==> flow/design.v <==
`timescale 1ns / 1ps
module black_cell(
    input  wire g_left, p_left,
    input  wire g_right, p_right,
    output wire g_out, p_out
);
    assign g_out = g_left | (p_left & g_right);
    assign p_out = p_left & p_right;
endmodule
module gray_cell(
    input  wire g_left, p_left,
    input  wire g_right,
    output wire g_out
);
    assign g_out = g_left | (p_left & g_right);
endmodule
module han_carlson_32(
    input  wire [31:0] a,
    input  wire [31:0] b,
    output wire [31:0] s,
    output wire        ca
);
    wire [31:0] g0, p0;
    assign g0 = a & b;
    assign p0 = a ^ b;
    wire [31:0] gg1, pp1;
    wire [31:0] gg2, pp2;
    wire [31:0] gg3, pp3;
    wire [31:0] gg4, pp4;
    wire [31:0] gg5, pp5;
    genvar i;
    generate
        for (i = 0; i < 32; i = i + 1) begin : STAGE1
            if (i >= 1) begin
                assign gg1[i] = g0[i] | (p0[i] & g0[i-1]);
                assign pp1[i] = p0[i] & p0[i-1];
            end else begin
                assign gg1[i] = g0[i];
                assign pp1[i] = p0[i];
            end
        end
    endgenerate
    generate
        for (i = 0; i < 32; i = i + 1) begin : STAGE2
            if (i >= 2) begin
                assign gg2[i] = gg1[i] | (pp1[i] & gg1[i-2]);
                assign pp2[i] = pp1[i] & pp1[i-2];
            end else begin
                assign gg2[i] = gg1[i];
                assign pp2[i] = pp1[i];
            end
        end
    endgenerate
    generate
        for (i = 0; i < 32; i = i + 1) begin : STAGE3
            if (i >= 4) begin
                assign gg3[i] = gg2[i] | (pp2[i] & gg2[i-4]);
                assign pp3[i] = pp2[i] & pp2[i-4];
            end else begin
                assign gg3[i] = gg2[i];
                assign pp3[i] = pp2[i];
            end
        end
    endgenerate
    generate
        for (i = 0; i < 32; i = i + 1) begin : STAGE4
            if (i >= 8) begin
                assign gg4[i] = gg3[i] | (pp3[i] & gg3[i-8]);
                assign pp4[i] = pp3[i] & pp3[i-8];
            end else begin
                assign gg4[i] = gg3[i];
                assign pp4[i] = pp3[i];
            end
        end
    endgenerate
    generate
        for (i = 0; i < 32; i = i + 1) begin : STAGE5
            if (i >= 16) begin
                assign gg5[i] = gg4[i] | (pp4[i] & gg4[i-16]);
                assign pp5[i] = pp4[i] & pp4[i-16];
            end else begin
                assign gg5[i] = gg4[i];
                assign pp5[i] = pp4[i];
            end
        end
    endgenerate
    wire [31:0] c;
    assign c[0] = 1'b0;
    generate
        for (i = 1; i < 32; i = i + 1) begin : CARRY_ASSIGN
            assign c[i] = gg5[i-1];
        end
    endgenerate
    assign ca = gg5[31];
    assign s = p0 ^ c;
endmodule
module full_adder(
    input a, b, c,
    output s, ca
);
    assign s  = a ^ b ^ c;
    assign ca = (a & b) | (b & c) | (c & a);
endmodule
module compressor_7to3(
    input  [31:0] a1, a2, a3, a4, a5, a6, a7,
    output [31:0] s,
    output [31:0] c1,   
    output [31:0] c2    
);
    genvar j;
    generate
        for (j = 0; j < 32; j = j + 1) begin
            wire s1, s2, s3, s4, d1, d2, d3, d4;
            full_adder f1 (.a(a1[j]), .b(a2[j]), .c(a3[j]), .s(s1), .ca(d1));
            full_adder f2 (.a(a4[j]), .b(a5[j]), .c(a6[j]), .s(s2), .ca(d2));
            full_adder f3 (.a(s1),   .b(s2),   .c(a7[j]),  .s(s3), .ca(d3));
            full_adder f4 (.a(d1),   .b(d2),   .c(d3),    .s(s4), .ca(d4));
            assign s[j]  = s3;
            assign c1[j] = s4;  
            assign c2[j] = d4;  
        end
    endgenerate
endmodule
module csa(
    input  [31:0] a, b, c,
    output [31:0] s,
    output [31:0] ca 
);
    assign s  = a ^ b ^ c;
    assign ca = ((a & b) | (b & c) | (c & a)) << 1;
endmodule
module Optimized_Wallace(
    input clk, rst,
    input [15:0] A, B,
    output reg [31:0] PRODUCT
);
    genvar i, j;
    wire [31:0] pp [0:15];
    generate
        for (i = 0; i < 16; i = i + 1) begin
            for (j = 0; j < 32; j = j + 1) begin
                if ((j >= i) && (j < i + 16))
                    assign pp[i][j] = A[j - i] & B[i];
                else
                    assign pp[i][j] = 1'b0;
            end
        end
    endgenerate
    wire [31:0] s0, s1_1, c0, c1, c0_2, c1_2, b0, b1, b0_2, b1_2;
     compressor_7to3 u1 (.a1(pp[0]), .a2(pp[1]), .a3(pp[2]), .a4(pp[3]), .a5(pp[4]), .a6(pp[5]), .a7(pp[6]), .s(s0), .c1(b0), .c2(b0_2));
     compressor_7to3 u2 (.a1(pp[7]), .a2(pp[8]), .a3(pp[9]), .a4(pp[10]), .a5(pp[11]), .a6(pp[12]), .a7(pp[13]), .s(s1_1), .c1(b1), .c2(b1_2));
   assign c0   = b0<<1;      
   assign c1   = b1<<1;      
   assign c0_2 = b0_2<<2;    
   assign c1_2 = b1_2<<2;   
    reg [31:0] r_s0, r_s1, r_c0, r_c1, r_c02, r_c12, r_pp14, r_pp15;
    always @(posedge clk or posedge rst) begin
        if (rst) begin
            r_s0 <= 0; r_s1 <= 0;
            r_c0 <= 0; r_c1 <= 0;
            r_c02 <= 0; r_c12 <= 0;
            r_pp14 <= 0; r_pp15 <= 0;
        end 
        else begin
            r_s0 <= s0; r_s1 <= s1_1;
            r_c0 <= c0; r_c1 <= c1;
            r_c02 <= c0_2; r_c12 <= c1_2;
            r_pp14 <= pp[14]; r_pp15 <= pp[15];
        end
    end
    wire [31:0] sum2, c1_s2, c2_s2, ca1, ca2;
    compressor_7to3 p1 (.a1(r_s0), .a2(r_s1), .a3(r_c0), .a4(r_c1), .a5(r_c02), .a6(r_c12), .a7(r_pp14), .s(sum2), .c1(c1_s2), .c2(c2_s2));
    assign ca1 = c1_s2<<1;     
    assign ca2 = c2_s2<<2;     
    reg [31:0] rsum2, rca1, rca2, rlt;
    always @(posedge clk or posedge rst) begin
        if (rst) begin
            rsum2 <= 0;
            rca1 <= 0;
            rca2 <= 0;
            rlt <= 0;
        end
        else begin
            rsum2 <= sum2;
            rca1 <= ca1;
            rca2 <= ca2;
            rlt <= r_pp15;
        end
    end
    wire [31:0] ps1, pca1, s, ca;
    csa q1 (.a(rsum2), .b(rca1), .c(rca2), .s(ps1), .ca(pca1));
    csa q2 (.a(rlt), .b(ps1), .c(pca1), .s(s), .ca(ca));
    reg [31:0] rsum, rcarry;
    always @(posedge clk or posedge rst) begin
        if (rst) begin
            rsum <= 0;
            rcarry <= 0;
        end 
        else begin
            rsum <= s;
            rcarry <= ca;
        end
    end
    wire [31:0] sum;
    wire carry;
    han_carlson_32 p2 (.a(rsum), .b(rcarry), .s(sum), .ca(carry));
    always @(posedge clk or posedge rst) begin
        if (rst)
            PRODUCT <= 0;
        else
            PRODUCT <= sum;
    end
endmodule
# Reports on Optimized_Wallace
# Tool output for the design above, in the order of the flow.
# Lines are those of the file above, counted from 1.
# Cell names lack the library's common part.
# The mark -- stands for no value.
# design
top_module,Optimized_Wallace
clock,clk
lib,sky130hd
pvt_corner,tt_025C_1v80

# Elaborated design
# Yosys after proc, flatten, opt, wreduce and memory -nomap, before mapping. Enables and synchronous resets that opt folds into registers are not counted as muxes. Memory bits, and registers merged into a memory's read port (data or address), are not among the register bits. Print and check cells are not counted. Equal cells are merged and count once.
# bits
ff_bits,342
input_bits,34
out_inout_bits,32
wordCells,1869
# op_classes
logic,1854
# ops
op,n
1-bit AND,1014
1-bit OR,442
1-bit XOR,381
31-bit AND,4
31-bit OR,4
32-bit XOR,3
30-bit by 31-bit AND with 31-bit output,1
30-bit by 31-bit XOR with 31-bit output,1
31-bit by 30-bit AND with 31-bit output,1
31-bit XOR,1
30-bit AND,1
30-bit XOR,1

# Longest topological paths
# Yosys ltp: most cells in a row. Word level: on the elaborated netlist, between registers, memories and ports. Mapped: between sequential cells and ports; inverters and the memories' decode and read muxes count.
# logic_depth
word_depth,11
abc_area,0
mapped_depth,10

# After synthesis
# Yosys stat after the flow's synthesis: flattened, memories mapped to cells. It holds for the ABC_AREA given above (unset counts as 0); a run with the other value may have another netlist.
# types
type,n
dfrtp_1,337
fa_1,203
and2_1,210
ha_1,104
inv_1,205
nand2_1,68
a21oi_1,26
clkbuf_1,33
xnor2_1,14
nor2_1,21
a21o_1,9
xor2_1,7
o211ai_1,6
o21a_1,4
nand3_1,5
o21ai_0,5
nand4_1,3
a311oi_1,2
# Not listed: further types 31, cells in them 38.
# mapped
mapped_cells,1300
area_mm2,0.017199
seq_area_mm2,0.0084331
ffs,337
# The figures by module come from a second, unflattened synthesis with its own total; it is not the netlist above.
# hier_totals
cells_unflattened,1727
hier_area_mm2,0.0255458
# Rows give one instance, submodules left out.
# modules
module,n_inst,cells,area_mm2,mod_seq_area_mm2
(no name shown),1,713,0.0124907,0.0105852
full_adder,384,1,0.00002,0
compressor_7to3,3,96,0.0007207,0
han_carlson_32,1,274,0.0018943,0
csa,2,34,0.0006556,0

# Path before layout
# Source: OpenSTA report_checks on the synthesized netlist (no wires, ideal clock, input and output delay 20% of the period each), path of least setup slack; recovery checks are left aside. Register names are those of the netlist, which keeps one name where synthesis merged equal registers.
# synth_timing
path_type,input -> register
startpoint,input port B[7]
endpoint,register (no name shown)
period_ns,3.0
input_delay_ns,0.600
arrival_time_ns,2.346
setup_slack_ns,0.518
delay_ns,1.882
path_stages,7
path_buffers,1
period_less_setup_slack_ns,2.482
# "delay_ns" is the arrival time less input delay plus setup time.
# "path_stages": output pins that drive a net of the path, with the launching flip-flop's if there is one; two outputs of one cell count as two.
# "period_less_setup_slack_ns" is the clock period less the worst setup slack; recovery checks do not enter. This is arithmetic on one report: input and output delays are still those of the set period (20% each).
# The rows between start and end are the longest chain of elaborated cells between them; the timing report does not say that the signal goes this way. Where chains are equally long, one stands for them.
# Each line given opens the expression or statement behind the cell; cells for indexed reads and writes are added by Yosys, which also makes memories of some case tables.
# synth_via
cell_sequence,clkbuf_1 -> and2_1 -> fa_1 -> inv_1 -> fa_1 -> inv_1 -> fa_1
elab_chain_cells,7
cone_cells,13
lines_between,3
classes_between,13 x logic
# synth_rtl
item,line_no,rtl
start: declaration,134,"input [15:0] A, B,"
1-bit AND,143,assign pp[i][j] = A[j - i] & B[i];
1-bit XOR x2,101,assign s  = a ^ b ^ c;
1-bit AND,102,assign ca = (a & b) | (b & c) | (c & a);
1-bit OR x2,102,
1-bit XOR,101,

# Timing after layout
# Path of least setup slack in the final report of job 1 (OpenROAD, finished layout, wires in). Where an end is a register, its clock arrival counts in the times.
# layout_timing
path_type,input -> register
startpoint,input port B[7]
endpoint,register (no name shown)
period_ns,4.45
input_delay_ns,0.89
arrival_time_ns,3.80
setup_slack_ns,1.05
path_stages,8
path_buffers,2
# The rows between start and end are the longest chain of elaborated cells between them; the timing report does not say that the signal goes this way. Where chains are equally long, one stands for them.
# layout_via
cell_sequence,clkdlybuf4s50_1 -> clkbuf_1 -> and2_1 -> fa_1 -> inv_1 -> fa_1 -> inv_1 -> fa_1
elab_chain_cells,7
cone_cells,13
lines_between,3
classes_between,13 x logic
# layout_rtl
item,line_no,rtl
start: declaration,134,"input [15:0] A, B,"
1-bit AND,143,assign pp[i][j] = A[j - i] & B[i];
1-bit XOR x2,101,assign s  = a ^ b ^ c;
1-bit AND,102,assign ca = (a & b) | (b & c) | (c & a);
1-bit OR x2,102,
1-bit XOR,101,

# Module Optimized_Wallace, platform sky130hd: 6 stored runs of the flow (Yosys, OpenROAD) with differing settings, in no particular order. Input and output delays are each 20% of the period that was set; the output load is 0.01 pF.
# "achieved_clock_period_ns": clock period set for the run, less the worst setup slack. It is reckoned from that one timing run; input and output delays stay at 20% of the period that was set.
# "power_total_w": no workload was simulated; the value follows from the tool's default switching activity.
# Among the settings, . means not set for that run.
setting or result,job 1,job 2,job 3,job 4,job 5,job 6
CAP_MARGIN,35,40,20,20,20,40
CELL_PAD_IN_SITES_GLOBAL_PLACEMENT,1,.,.,.,.,.
CORE_MARGIN,4,2,2,2,2,2
CORE_UTILIZATION,60,58,40,40,66,40
GPL_ROUTABILITY_DRIVEN,0,.,.,0,.,.
GPL_TIMING_DRIVEN,0,.,.,.,0,.
MIN_ROUTING_LAYER,met2,met2,.,.,.,.
PLACE_DENSITY,0.39,.,.,.,.,.
SETUP_SLACK_MARGIN,0.69,0.59,.,.,0.45,0.59
period_ns,4.45,3.0,4.22,4.3,2.06,3.0
SLEW_MARGIN,20,20,20,20,20,20
CELL_PAD_IN_SITES_DETAIL_PLACEMENT,.,1,.,1,.,.
CORE_ASPECT_RATIO,.,0.84,.,.,.,0.84
CTS_CLUSTER_DIAMETER,.,125,.,.,381,86
CTS_CLUSTER_SIZE,.,61,.,.,11,24
HOLD_SLACK_MARGIN,.,.,.,0.04,0.15,.
PLACE_DENSITY_LB_ADDON,.,.,.,.,0.21,.
ws_setup_ns,1.046,0.505,1.034,0.982,-0.244,0.596
power_total_w,0.011379,0.01572,0.011546,0.011694,0.026218,0.015038
achieved_clock_period_ns,3.405,2.495,3.186,3.318,2.304,2.404
final_stdcell_area_mm2,0.0198553,0.0201456,0.0197665,0.019779,0.022195,0.0204409
worst_hold_slack_ns,0.345,0.372,0.347,0.344,0.269,0.349
die_mm2,0.0314371,0.0310518,0.044673,0.044673,0.0273671,0.0446779
final_setup_tns_ns,0.000,0.000,0.000,0.000,-2.648,0.000
post_synth_area_mm2,0.017199,0.017199,0.017199,0.017199,0.017199,0.017199
